==> flow/design.v <==
	module clk_1M(clk0, rst_n, clk_1M, tick);
	input clk0, rst_n;
	output clk_1M;
	output tick;	 
	reg [7:0] cnt;
	reg clk_1M;
	assign tick = (cnt == 8'd19) && !clk_1M;
	always@(posedge clk0 or negedge rst_n)
	begin
		if(!rst_n)	
		begin
			cnt <= 0;
			clk_1M <= 0;
		end
		else
		begin
			if(cnt == 8'd19) 
			begin
				cnt <= 0;
				clk_1M <= ~clk_1M;
			end
			else	cnt <= cnt + 8'h1;
		end
	end
	endmodule
module Encoder(clk, en, clk_rd, chA, chB, rst_n, data);
  input       clk;
  input       en;
  input       rst_n;
  input       chA, chB;
  input       clk_rd;
  output[15:0] data;
  reg[15:0]    data;                                     
  reg[15:0]    databuf;
  reg[1:0]     state;                                     
  reg[1:0]	   state_r1, state_r2;
  wire         outputflag;                                
  reg          clk_rd_r1;
  reg		   	clk_rd_r0;
  wire [1:0]	state_pre, state_last;
  assign outputflag = (clk_rd_r0 & (~clk_rd_r1));
  assign state_pre = state & state_r1;
  assign state_last = state_r1 & state_r2;
  always@(posedge clk or negedge rst_n)
  begin
    if(!rst_n)
    begin
      state <= 0;
      databuf <= 0;
      data <= 0;
      clk_rd_r0 <= 0;
      clk_rd_r1 <= 0;
      state_r1 <= 0;
      state_r2 <= 0;
    end
    else if(en)
      begin
        state[0] <= chA;
        state[1] <= chB;
        clk_rd_r0 <= clk_rd;
        clk_rd_r1 <= clk_rd_r0;
        state_r1 <= state;
        state_r2 <= state_r1;
        if(outputflag)  
        begin
          data <= databuf;
          databuf <= 0;
        end
        else
        begin
			case({state_last, state_pre})
			4'b0010:  databuf <= databuf - 16'd1;
			4'b1011:  databuf <= databuf - 16'd1;
			4'b1101:  databuf <= databuf - 16'd1;
			4'b0100:  databuf <= databuf - 16'd1;
			4'b0001:  databuf <= databuf + 16'd1;
			4'b0111:  databuf <= databuf + 16'd1;
			4'b1110:  databuf <= databuf + 16'd1;
			4'b1000:  databuf <= databuf + 16'd1;
			default:  databuf <= databuf;
			endcase
		end
      end
  end
  endmodule
module IncEncoderGroup(clk_encoder, en, rst_n, RD, chA, chB,
								data_out0, data_out1, data_out2, data_out3, data_out4, data_out5, data_out6);
input clk_encoder, en, rst_n;
input RD;
input [6:0]chA;
input [6:0]chB;
output [15:0]data_out0;
output [15:0]data_out1;
output [15:0]data_out2;
output [15:0]data_out3;
output [15:0]data_out4;
output [15:0]data_out5;
output [15:0]data_out6;
	Encoder	encoder_0(
					.clk(clk_encoder), 
					.en(en), 
					.clk_rd(~RD), 
					.chA(chA[0]), 
					.chB(chB[0]), 
					.rst_n(rst_n), 
					.data(data_out0)
					);
	Encoder	encoder_1(
					.clk(clk_encoder), 
					.en(en), 
					.clk_rd(~RD), 
					.chA(chA[1]), 
					.chB(chB[1]), 
					.rst_n(rst_n), 
					.data(data_out1)
					);
	Encoder	encoder_2(
					.clk(clk_encoder), 
					.en(en), 
					.clk_rd(~RD), 
					.chA(chA[2]), 
					.chB(chB[2]), 
					.rst_n(rst_n), 
					.data(data_out2)
					);
	Encoder	encoder_3(
					.clk(clk_encoder), 
					.en(en), 
					.clk_rd(~RD), 
					.chA(chA[3]), 
					.chB(chB[3]), 
					.rst_n(rst_n), 
					.data(data_out3)
					);
	Encoder	encoder_4(
					.clk(clk_encoder), 
					.en(en), 
					.clk_rd(~RD), 
					.chA(chA[4]), 
					.chB(chB[4]), 
					.rst_n(rst_n), 
					.data(data_out4)
					);
	Encoder	encoder_5(
					.clk(clk_encoder), 
					.en(en), 
					.clk_rd(~RD), 
					.chA(chA[5]), 
					.chB(chB[5]), 
					.rst_n(rst_n), 
					.data(data_out5)
					);
	Encoder	encoder_6(
					.clk(clk_encoder), 
					.en(en), 
					.clk_rd(~RD), 
					.chA(chA[6]), 
					.chB(chB[6]), 
					.rst_n(rst_n), 
					.data(data_out6)
					);
	endmodule
module AbsEncoder(clk, 
						clk_rd, 
						rst_n, data_in, cs0_n, cs1_n, busy0, convst, enc_rst, 
						data_out0, data_out1, data_out2, data_out3, data_out4, data_out5, data_out6, data_out7, 
						data_out8, data_out9, data_outA, data_outB, data_outC, data_outD, data_outE, data_outF 
						);
	input clk, rst_n, busy0;
	input clk_rd;
	input[15:0] 	data_in;
	output 			convst, enc_rst, cs0_n, cs1_n;
	output[15:0]	data_out0;
	output[15:0]	data_out1;
	output[15:0]	data_out2;
	output[15:0]	data_out3;
	output[15:0]	data_out4;
	output[15:0]	data_out5;
	output[15:0]	data_out6;
	output[15:0]	data_out7;
	output[15:0]	data_out8;
	output[15:0]	data_out9;
	output[15:0]	data_outA;
	output[15:0]	data_outB;
	output[15:0]	data_outC;
	output[15:0]	data_outD;
	output[15:0]	data_outE;
	output[15:0]	data_outF;
	reg[15:0]		data_out0;	
	reg[15:0]		data_out1;
	reg[15:0]		data_out2;
	reg[15:0]		data_out3;
	reg[15:0]		data_out4;
	reg[15:0]		data_out5;
	reg[15:0]		data_out6;
	reg[15:0]		data_out7;
	reg[15:0]		data_out8;
	reg[15:0]		data_out9;
	reg[15:0]		data_outA;
	reg[15:0]		data_outB;
	reg[15:0]		data_outC;
	reg[15:0]		data_outD;
	reg[15:0]		data_outE;
	reg[15:0]		data_outF;
	reg				convst, enc_rst, cs0_n, cs1_n;
	reg[2:0]		enc_rst_cnt;
	reg[7:0]		data_cnt;
	reg[3:0]		convst_cnt;
	wire        outputflag;                                
	reg         clk_rd_r1;
	reg		   clk_rd_r0;
	assign outputflag = (clk_rd_r0 & (~clk_rd_r1));
	always@ (posedge clk or negedge rst_n)
	begin
		if(!rst_n)
		begin
			enc_rst <= 1'b1;
			enc_rst_cnt <= 0;
		end
		else
		begin
			if(enc_rst_cnt == 3'b111)
				enc_rst <= 0;
			else
				enc_rst_cnt <= enc_rst_cnt + 3'b001;
		end
	end
	reg busy0_r;
	reg rd_start;
	wire busy0_neg;
	assign busy0_neg = (busy0_r & (~busy0));	 
	always@ (posedge clk or negedge rst_n)
	begin
		if(!rst_n)
		begin
			busy0_r <= 1'b0;
			clk_rd_r0 <= 1'b0;
			clk_rd_r1 <= 1'b0;
		end
		else
		begin
			busy0_r <= busy0;
         clk_rd_r0 <= clk_rd;
         clk_rd_r1 <= clk_rd_r0;
		end
	end
	always@ (posedge clk or negedge rst_n)
	begin
		if(!rst_n)
		begin
			data_cnt <= 0;
		end
		else
		begin
			if(rd_start)
				data_cnt <= data_cnt + 8'h1;
			else
				data_cnt <= 8'd0;
		end
	end
	always@ (posedge clk or negedge rst_n)
	begin
		if(!rst_n)
		begin
			convst_cnt <= 0;
		end
		else
		begin
			if(!convst)
				convst_cnt <= convst_cnt + 4'h1;
			else
				convst_cnt <= 4'd0;
		end
	end	
	always@ (posedge clk or negedge rst_n)
	begin
		if(!rst_n)
		begin
			data_out0 <= 0;
			data_out1 <= 0;
			data_out2 <= 0;
			data_out3 <= 0;
			data_out4 <= 0;
			data_out5 <= 0;
			data_out6 <= 0;
			data_out7 <= 0;
			data_out8 <= 0;
			data_out9 <= 0;
			data_outA <= 0;
			data_outB <= 0;
			data_outC <= 0;
			data_outD <= 0;
			data_outE <= 0;
			data_outF <= 0;
			convst <= 1'b1;			
			cs0_n <= 1'b1;
			cs1_n <= 1'b1;
			rd_start <= 1'b0;
		end
		else
		begin
			if(outputflag && (!enc_rst))
			begin
				convst <= 1'b0;		 
			end
			if(convst_cnt == 4'd4)
				convst <= 1'b1;		 
			if(busy0_neg)				 
			begin
				rd_start <= 1'b1;
			end
			if(rd_start)
			begin
				case(data_cnt)
					8'd0:	
					begin
						cs0_n <= 0;
						cs1_n <= 1;
					end
					8'd1:
					begin
						cs0_n <= 1;
						cs1_n <= 1;
						data_out0 <= data_in;
					end
					8'd2:	
					begin
						cs0_n <= 0;
						cs1_n <= 1;
					end
					8'd3:
					begin
						cs0_n <= 1;
						cs1_n <= 1;
						data_out1 <= data_in;
					end
					8'd4:	
					begin
						cs0_n <= 0;
						cs1_n <= 1;
					end
					8'd5:
					begin
						cs0_n <= 1;
						cs1_n <= 1;
						data_out2 <= data_in;
					end
					8'd6:	
					begin
						cs0_n <= 0;
						cs1_n <= 1;
					end
					8'd7:
					begin
						cs0_n <= 1;
						cs1_n <= 1;
						data_out3 <= data_in;
					end
					8'd8:	
					begin
						cs0_n <= 0;
						cs1_n <= 1;
					end
					8'd9:
					begin
						cs0_n <= 1;
						cs1_n <= 1;
						data_out4 <= data_in;
					end
					8'd10:	
					begin
						cs0_n <= 0;
						cs1_n <= 1;
					end
					8'd11:
					begin
						cs0_n <= 1;
						cs1_n <= 1;
						data_out5 <= data_in;
					end
					8'd12:
					begin
						cs0_n <= 0;
						cs1_n <= 1;
					end
					8'd13:
					begin
						cs0_n <= 1;
						cs1_n <= 1;
						data_out6 <= data_in;
					end
					8'd14:	
					begin
						cs0_n <= 0;
						cs1_n <= 1;
					end
					8'd15:
					begin
						cs0_n <= 1;
						cs1_n <= 1;
						data_out7 <= data_in;
					end
					8'd16:
					begin
						cs0_n <= 1;
						cs1_n <= 0;				
					end
					8'd17:
					begin
						cs0_n <= 1;
						cs1_n <= 1;
						data_out8 <= data_in;
					end
					8'd18:
					begin
						cs0_n <= 1;
						cs1_n <= 0;
					end
					8'd19:
					begin
						cs0_n <= 1;
						cs1_n <= 1;
						data_out9 <= data_in;
					end
					8'd20:	
					begin
						cs0_n <= 1;
						cs1_n <= 0;
					end
					8'd21:
					begin
						cs0_n <= 1;
						cs1_n <= 1;
						data_outA <= data_in;
					end
					8'd22:
					begin
						cs0_n <= 1;
						cs1_n <= 0;
					end
					8'd23:
					begin
						cs0_n <= 1;
						cs1_n <= 1;
						data_outB <= data_in;
					end
					8'd24:
					begin
						cs0_n <= 1;
						cs1_n <= 0;
					end
					8'd25:
					begin
						cs0_n <= 1;
						cs1_n <= 1;
						data_outC <= data_in;
					end
					8'd26:
					begin
						cs0_n <= 1;
						cs1_n <= 0;					
					end
					8'd27:
					begin
						cs0_n <= 1;
						cs1_n <= 1;
						data_outD <= data_in;
					end
					8'd28:
					begin
						cs0_n <= 1;
						cs1_n <= 0;	
					end
					8'd29:
					begin
						cs0_n <= 1;
						cs1_n <= 1;	
						data_outE <= data_in;
					end
					8'd30:
					begin
						cs0_n <= 1;
						cs1_n <= 0;
					end
					8'd31:
					begin
						cs0_n <= 1;
						cs1_n <= 1;	
						data_outF <= data_in;
						rd_start <= 0;
					end
					default:
					begin
						cs0_n <= 1;
						cs1_n <= 1;
					end
				endcase
			end
		end
	end
endmodule
module ParaBus(clk, rst_n, DSP_Add, DSP_Data_in, DSP_Data_out, DSP_Data_oe, WR, RD, CS0, LED,
					IncEncoder1, IncEncoder2, IncEncoder3, IncEncoder4,
					IncEncoder5, IncEncoder6, IncEncoder7, IncEncoderRd,
					AbsEncoder0, AbsEncoder1, AbsEncoder2, AbsEncoder3,
					AbsEncoder4, AbsEncoder5, AbsEncoder6, AbsEncoder7,
					AbsEncoder8, AbsEncoder9, AbsEncoderA, AbsEncoderB,
					AbsEncoderC, AbsEncoderD, AbsEncoderE, AbsEncoderF); 
input clk, rst_n;
input [7:0] DSP_Add;			 
input WR,RD,CS0;				 
input [15:0] IncEncoder1;
input [15:0] IncEncoder2;
input [15:0] IncEncoder3;
input [15:0] IncEncoder4;
input [15:0] IncEncoder5;
input [15:0] IncEncoder6;
input [15:0] IncEncoder7;
input [15:0] AbsEncoder0;
input [15:0] AbsEncoder1;
input [15:0] AbsEncoder2;
input [15:0] AbsEncoder3;
input [15:0] AbsEncoder4;
input [15:0] AbsEncoder5;
input [15:0] AbsEncoder6;
input [15:0] AbsEncoder7;
input [15:0] AbsEncoder8;
input [15:0] AbsEncoder9;
input [15:0] AbsEncoderA;
input [15:0] AbsEncoderB;
input [15:0] AbsEncoderC;
input [15:0] AbsEncoderD;
input [15:0] AbsEncoderE;
input [15:0] AbsEncoderF;
output [3:0] LED;				 
output IncEncoderRd;
input [15:0] DSP_Data_in;
output [15:0] DSP_Data_out;
output DSP_Data_oe;		 
reg [15:0] DSP_Data_reg;
reg [15:0] Control_reg;
reg [3:0] LED_reg; 
reg WR_r, RD_r, oe_reg;
wire wr_rise = WR & ~WR_r;
wire rd_fall = ~RD & RD_r;
always @ (posedge clk or negedge rst_n) 
begin 
	if(!rst_n)
	begin
		Control_reg <= 16'h0000;
		LED_reg <= 4'h0;
	end
	else if(wr_rise && CS0==1'b0)	 
	begin 
		case(DSP_Add)
			6'h00:	
			begin
				Control_reg <= DSP_Data_in;
			end
			6'h01: 		 
			begin 
				LED_reg <= DSP_Data_in[3:0]; 
			end
		endcase 
	end 
end 
always @ (posedge clk or negedge rst_n)
begin 
if(!rst_n)
    DSP_Data_reg <= 16'h0000;
else if(rd_fall && CS0 == 1'b0)	 
    begin
		case(DSP_Add)
			6'h00:
			begin
				DSP_Data_reg <= Control_reg;
			end
        	6'h10:	
			begin 
				DSP_Data_reg <= IncEncoder1;	
			end
        	6'h11:	
			begin 
				DSP_Data_reg <= IncEncoder2;	
			end
        	6'h12:	
			begin 
				DSP_Data_reg <= IncEncoder3;	
			end
        	6'h13:	
			begin 
				DSP_Data_reg <= IncEncoder4;	
			end
        	6'h14:	
			begin 
				DSP_Data_reg <= IncEncoder5;	
			end
        	6'h15:	
			begin 
				DSP_Data_reg <= IncEncoder6;	
			end
        	6'h16:	
			begin 
				DSP_Data_reg <= IncEncoder7;	
			end
        	6'h20:	
			begin 
				DSP_Data_reg <= AbsEncoder0;	
			end
        	6'h21:	
			begin 
				DSP_Data_reg <= AbsEncoder1;	
			end
        	6'h22:	
			begin 
				DSP_Data_reg <= AbsEncoder2;	
			end
        	6'h23:	
			begin 
				DSP_Data_reg <= AbsEncoder3;	
			end
        	6'h24:	
			begin 
				DSP_Data_reg <= AbsEncoder4;	
			end
        	6'h25:	
			begin 
				DSP_Data_reg <= AbsEncoder5;	
			end
        	6'h26:	
			begin 
				DSP_Data_reg <= AbsEncoder6;	
			end			
       	6'h27:	
			begin 
				DSP_Data_reg <= AbsEncoder7;	
			end
        	6'h28:	
			begin 
				DSP_Data_reg <= AbsEncoder8;	
			end
        	6'h29:	
			begin 
				DSP_Data_reg <= AbsEncoder9;	
			end
        	6'h2A:	
			begin 
				DSP_Data_reg <= AbsEncoderA;	
			end
        	6'h2B:	
			begin 
				DSP_Data_reg <= AbsEncoderB;	
			end
        	6'h2C:	
			begin 
				DSP_Data_reg <= AbsEncoderC;	
			end
        	6'h2D:	
			begin 
				DSP_Data_reg <= AbsEncoderD;	
			end
        	6'h2E:	
			begin 
				DSP_Data_reg <= AbsEncoderE;	
			end			
       	6'h2F:	
			begin 
				DSP_Data_reg <= AbsEncoderF;	
			end	
			endcase 
	end 
end
assign IncEncoderRd = Control_reg[0];
assign LED = LED_reg;
always @ (posedge clk or negedge rst_n)
begin
	if(!rst_n)
	begin
		WR_r <= 1'b1;
		RD_r <= 1'b1;
		oe_reg <= 1'b0;
	end
	else
	begin
		WR_r <= WR;
		RD_r <= RD;
		oe_reg <= (CS0 == 1'b0 && RD == 1'b0);
	end
end
assign DSP_Data_out = DSP_Data_reg;
assign DSP_Data_oe = oe_reg;
endmodule 
module sample_dsp(
	input         clk_20M,
	input         rst_n,
	input         WR,
	input         RD,
	input         CS0,
	input  [7:0]  DSP_Add,
	input  [15:0] DSP_Data_in,
	output [15:0] DSP_Data_out,
	output        DSP_Data_oe,
	input  [6:0]  chAn,
	input  [6:0]  chBn,
	input  [15:0] data_in,
	input         busy0,
	output [3:0]  LED,
	output        cs0_n,
	output        cs1_n,
	output        convst,
	output        enc_rst
);
	wire        clk_1M, tick_1M;
	wire        IncEncoderRd;
	wire [15:0] inc0, inc1, inc2, inc3, inc4, inc5, inc6;
	wire [15:0] abs0, abs1, abs2, abs3, abs4, abs5, abs6, abs7;
	wire [15:0] abs8, abs9, absA, absB, absC, absD, absE, absF;
	clk_1M inst45(.clk0(clk_20M), .rst_n(rst_n), .clk_1M(clk_1M), .tick(tick_1M));
	IncEncoderGroup inst(
		.clk_encoder(clk_20M), .en(tick_1M), .rst_n(rst_n), .RD(IncEncoderRd),
		.chA(~chAn), .chB(~chBn),
		.data_out0(inc0), .data_out1(inc1), .data_out2(inc2), .data_out3(inc3),
		.data_out4(inc4), .data_out5(inc5), .data_out6(inc6));
	AbsEncoder inst1(
		.clk(clk_20M), .clk_rd(IncEncoderRd), .rst_n(rst_n),
		.data_in(data_in), .cs0_n(cs0_n), .cs1_n(cs1_n), .busy0(busy0),
		.convst(convst), .enc_rst(enc_rst),
		.data_out0(abs0), .data_out1(abs1), .data_out2(abs2), .data_out3(abs3),
		.data_out4(abs4), .data_out5(abs5), .data_out6(abs6), .data_out7(abs7),
		.data_out8(abs8), .data_out9(abs9), .data_outA(absA), .data_outB(absB),
		.data_outC(absC), .data_outD(absD), .data_outE(absE), .data_outF(absF));
	ParaBus ParaBusInst(
		.clk(clk_20M), .rst_n(rst_n),
		.DSP_Add(DSP_Add), .DSP_Data_in(DSP_Data_in), .DSP_Data_out(DSP_Data_out),
		.DSP_Data_oe(DSP_Data_oe), .WR(WR), .RD(RD), .CS0(CS0), .LED(LED),
		.IncEncoder1(inc0), .IncEncoder2(inc1), .IncEncoder3(inc2), .IncEncoder4(inc3),
		.IncEncoder5(inc4), .IncEncoder6(inc5), .IncEncoder7(inc6), .IncEncoderRd(IncEncoderRd),
		.AbsEncoder0(abs0), .AbsEncoder1(abs1), .AbsEncoder2(abs2), .AbsEncoder3(abs3),
		.AbsEncoder4(abs4), .AbsEncoder5(abs5), .AbsEncoder6(abs6), .AbsEncoder7(abs7),
		.AbsEncoder8(abs8), .AbsEncoder9(abs9), .AbsEncoderA(absA), .AbsEncoderB(absB),
		.AbsEncoderC(absC), .AbsEncoderD(absD), .AbsEncoderE(absE), .AbsEncoderF(absF));
endmodule
# Tool chain data of sample_dsp
# The steps from the RTL of sample_dsp to its reports follow in flow order.
# Line numbers count from 1 in the design file above.
# Cell names lack the library's common part.
design:
  top_module: "sample_dsp"
  clock_port: "clk_20M"
  lib: "sky130hd"
  lib_corner: "tt_025C_1v80"

# After elaboration
# Source: Yosys, flattened and elaborated, memories not mapped. Widths are those after wreduce. Registers that Yosys merges into a memory's read port (data or address) are not register bits. Print and check cells do not count. Equal cells are merged and count once.
bits:
  ram_bits: 0
  clocked_rd_ports_x_width: 0
  reg_bits: 595
  mem_bits_ro: 0
  word_cells: 326
  n_memories: 0
  inputBits: 60
  latchBits: 0
classes:
  mux: 25
  n_reduce_logical: 61
  eq_ne: 114
  compare: 0
  n_div: 0
  shifts: 0
  mul: 0
  n_addsub: 18
  logic: 29
op_table:
  columns: ["cell", "n"]
  rows:
  - ["16-bit case mux with 24-bit select", 1]
  - ["16-bit case mux with 2-bit select", 7]
  - ["8-bit by 5-bit == test with 1-bit output with constant B", 24]
  - ["8-bit by 6-bit == test with 1-bit output with constant B", 16]
  - ["16-bit by 1-bit adder with 16-bit output with constant B", 7]
  - ["16-bit by 1-bit subtractor with 16-bit output with constant B", 7]
  - ["4-bit == test with constant B", 28]
  - ["16-bit two-way mux", 7]
  - ["8-bit by 4-bit == test with 1-bit output with constant B", 8]
  - ["4-bit by 3-bit == test with 1-bit output with constant B", 15]
  - ["4-bit OR reduction", 14]
  - ["2-bit AND reduction", 27]
  - ["8-bit by 3-bit == test with 1-bit output with constant B", 4]
  - ["2-bit bitwise AND", 14]
  - ["4-bit by 1-bit == test with 1-bit output with constant B", 7]
  - ["4-bit by 2-bit == test with 1-bit output with constant B", 7]
  - ["24-bit nonzero test", 1]
  - ["3-bit nonzero test", 7]
  - ["8-bit by 1-bit adder with 8-bit output with constant B", 2]
  - ["8-bit by 1-bit == test with 1-bit output with constant B", 2]
  - ["8-bit by 2-bit == test with 1-bit output with constant B", 2]
  - ["8-bit logical NOT", 2]
  - ["8-bit OR reduction", 2]
  - ["8-bit two-way mux", 2]
  - ["7-bit NOT", 2]
  - ["1-bit NOT", 8]
  - ["1-bit two-way mux", 7]
  - ["1-bit bitwise AND", 5]
# Not listed: further kinds 7, cells in them 12.

# Depth
# Depth = most cells in a row (Yosys ltp): at word level without a register or memory, in the mapped netlist without a sequential cell, where the memories' decode and read muxes count.
logic_depth:
  depth_word: 5
  abc_area: 1
  ltp_mapped: 14
  depth_no_buf: 14

# Synthesis result
# Source: synth_stat.txt of the flow (Yosys; design flattened, memories mapped). It holds for the ABC_AREA given above (unset counts as 0); a run with the other value may have another netlist.
# The area totals of this step are shown rounded.
types:
  columns: ["type", "n", "area_total_um2"]
  rows:
  - ["dfrtp_1", 589, 1.47E+04]
  - ["nand2_1", 1171, 4.4E+03]
  - ["nand3_1", 497, 2.49E+03]
  - ["o21ai_0", 418, 2.09E+03]
  - ["ha_1", 107, 1.34E+03]
  - ["nor2_1", 333, 1.25E+03]
  - ["inv_1", 268, 1.01E+03]
  - ["a21oi_1", 160, 800.768]
  - ["xnor2_1", 50, 437.92]
  - ["buf_2", 71, 355.341]
  - ["o22ai_1", 56, 350.336]
  - ["clkbuf_1", 89, 334.07]
  - ["xor2_1", 26, 227.718]
  - ["dfstp_2", 6, 157.651]
  - ["fa_1", 7, 140.134]
  - ["nor3_1", 28, 140.134]
  - ["o21ai_1", 25, 125.12]
  - ["buf_6", 10, 112.608]
# Other cell types: 23; their cells: 95.
synth_totals:
  seq_area_um2: 14900
  stdcells: 4006
  buf_cells: 175
  flip_flops: 595
  synth_area_um2: 31200

# Timing after synthesis
# OpenSTA on the mapped netlist: ideal clock, no wires. The path of least setup slack (recovery checks aside). Input and output delay are each 20% of the period. Register names are those of the netlist, which keeps one name where synthesis merged equal registers.
synth_path:
  path_type: "reg-to-reg"
  from: "reg inst.encoder_6.state_r1[1]"
  to: "reg inst.encoder_6.databuf[14]"
  path_stages: 12
  required_time_ps: 4873
  t_arrival_ps: 2206
  clock_period_ps: 5000
  path_delay_ps: 2333
  path_buffers: 0
  slack_ps: 2667
  setup_time_ps: 127
  period_less_setup_slack_ps: 2333
# "path_delay_ps" = arrival - input delay + setup time.
# "path_stages": output pins that drive a net of the path, with the launching flip-flop's if there is one; two outputs of one cell count as two.
# "period_less_setup_slack_ps" = period - worst setup slack (recovery checks aside). The figure is calculated, with input and output delays left at 20% of the set period.
# Between the ends stands the longest chain of elaborated cells between them, by number of cells; it is not shown to be the way that was timed. Of several equally long chains one is given.
# Each line given opens the expression or statement behind the cell; cells for indexed reads and writes are added by Yosys, which also makes memories of some case tables.
# A register here has more assigning lines than the two given.
synth_between:
  cell_sequence: "dfrtp_1 nand2_1 xor2_1 nand2_1 inv_1 fa_1 o21ai_0 nand2_1 nand2_1 nand3_1 a21oi_1 o21ai_0"
  elab_chain_len: 5
  cells_between: 16
  cone_lines: 4
  cone_classes: "8 x eq/ne; 2 x mux; 2 x logic; 4 x reduce/logical"
synth_lines:
  columns: ["element", "line", "source"]
  rows:
  - ["from (decl)", 36, "reg[1:0] state_r1, state_r2;"]
  - ["from (assign)", 53, "state_r1 <= 0;"]
  - ["from (assign)", 62, "state_r1 <= state;"]
  - ["2-bit bitwise AND", 42, "assign state_pre = state & state_r1;"]
  - ["4-bit == test", 71, "case({state_last, state_pre})"]
  - ["4-bit OR reduction", null, null]
  - ["16-bit case mux with 2-bit select", 71, null]
  - ["16-bit two-way mux", 64, "if(outputflag)"]
  - ["to (assign)", 72, "4'b0010: databuf <= databuf - 16'd1;"]
  - ["to (assign)", 73, "4'b1011: databuf <= databuf - 16'd1;"]
  - ["to (decl)", 34, "reg[15:0]    databuf;"]

# Path in the finished layout
# Path of least setup slack in the final report of run A (OpenROAD, finished layout, wires in). Where an end is a register, its clock arrival counts in the times.
# The report prints the path's times to 10 ps; the period is as set.
layout_path:
  path_type: "input-to-reg"
  from: "in DSP_Add[4]"
  to: "reg ParaBusInst.DSP_Data_reg[6]"
  t_arrival_ps: 4930
  path_stages: 11
  slack_ps: 3420
  clock_period_ps: 7790
  path_buffers: 2
  required_time_ps: 8360
  setup_time_ps: 60
# Between the ends stands the longest chain of elaborated cells between them, by number of cells; it is not shown to be the way that was timed. Of several equally long chains one is given.
# A register here has more assigning lines than the two given.
layout_between:
  cell_sequence: "clkdlybuf4s50_1 inv_1 nand2_1 nor2_4 buf_12 nand3_1 nand2_1 nor2_1 nand3_1 nor2_1 a21oi_1"
  elab_chain_len: 3
  cells_between: 27
  cone_classes: "23 x eq/ne; 1 x mux; 3 x reduce/logical"
layout_lines:
  columns: ["element", "line", "source"]
  rows:
  - ["from (decl)", 699, "input [7:0] DSP_Add,"]
  - ["8-bit logical NOT", 573, "case(DSP_Add)"]
  - ["24-bit nonzero test", null, null]
  - ["2-bit AND reduction", null, null]
  - ["to (assign)", 576, "DSP_Data_reg <= Control_reg;"]
  - ["to (assign)", 580, "DSP_Data_reg <= IncEncoder1;"]
  - ["to (decl)", 540, "reg [15:0] DSP_Data_reg;"]

# Below are 4 stored runs of the flow (Yosys, OpenROAD; platform sky130hd) on sample_dsp, each with its settings and what was measured, unordered. Constraints: input delay and output delay 20% of the set period each, output load 0.01 pF.
# "power_total_mw": no workload was simulated; the value follows from the tool's default switching activity.
# Measured values are rounded.
runs:
  - name: "run A"
    settings:
      ABC_AREA: 1
      CAP_MARGIN: 30
      CELL_PAD_IN_SITES_DETAIL_PLACEMENT: 2
      CELL_PAD_IN_SITES_GLOBAL_PLACEMENT: 3
      CORE_MARGIN: 6
      CORE_UTILIZATION: 40
      CTS_CLUSTER_DIAMETER: 389
      CTS_CLUSTER_SIZE: 31
      GPL_ROUTABILITY_DRIVEN: 0
      MIN_ROUTING_LAYER: "met2"
      PLACE_DENSITY_LB_ADDON: 0.03
      TNS_END_PERCENT: 10
      period_ns: 7.79
      SLEW_MARGIN: 20
    results:
      ws_hold_ps: 470
      final_setup_tns_ps: 0
      post_route_stdcell_area_um2: 33800
      power_total_mw: 7.51
      die_area_um2: 84900
      worst_setup_slack_ps: 3420
      synth_chip_area_um2: 31200
  - name: "run B"
    settings:
      ABC_AREA: 0
      CAP_MARGIN: 10
      CELL_PAD_IN_SITES_DETAIL_PLACEMENT: 2
      CELL_PAD_IN_SITES_GLOBAL_PLACEMENT: 3
      CORE_ASPECT_RATIO: 1.82
      CORE_MARGIN: 5
      CORE_UTILIZATION: 50
      CTS_CLUSTER_SIZE: 54
      GPL_ROUTABILITY_DRIVEN: 1
      GPL_TIMING_DRIVEN: 0
      HOLD_SLACK_MARGIN: 0.26
      MAX_ROUTING_LAYER: "met4"
      PLACE_DENSITY_LB_ADDON: 0.11
      TNS_END_PERCENT: 70
      period_ns: 7.88
      SLEW_MARGIN: 20
    outcome: "not finished: routing ended with error ODB-0269"
  - name: "run C"
    settings:
      CELL_PAD_IN_SITES_DETAIL_PLACEMENT: 1
      CELL_PAD_IN_SITES_GLOBAL_PLACEMENT: 3
      CORE_UTILIZATION: 50
      CTS_CLUSTER_SIZE: 54
      GPL_ROUTABILITY_DRIVEN: 1
      GPL_TIMING_DRIVEN: 0
      HOLD_SLACK_MARGIN: 0.26
      PLACE_DENSITY_LB_ADDON: 0.11
      SETUP_SLACK_MARGIN: -0.39
      TNS_END_PERCENT: 70
      period_ns: 7.88
      CAP_MARGIN: 20
      CORE_MARGIN: 2
      SLEW_MARGIN: 20
    results:
      ws_hold_ps: 382
      final_setup_tns_ps: 0
      post_route_stdcell_area_um2: 34700
      power_total_mw: 9.08
      die_area_um2: 62900
      worst_setup_slack_ps: 2580
      synth_chip_area_um2: 30500
  - name: "run D"
    settings:
      CELL_PAD_IN_SITES_GLOBAL_PLACEMENT: 2
      CORE_MARGIN: 6
      CORE_UTILIZATION: 40
      CTS_CLUSTER_SIZE: 80
      PLACE_DENSITY_LB_ADDON: 0.03
      period_ns: 5.0
      CAP_MARGIN: 20
      SLEW_MARGIN: 20
    results:
      ws_hold_ps: 400
      final_setup_tns_ps: 0
      post_route_stdcell_area_um2: 34700
      power_total_mw: 14.1
      die_area_um2: 82900
      worst_setup_slack_ps: 721
      synth_chip_area_um2: 30500
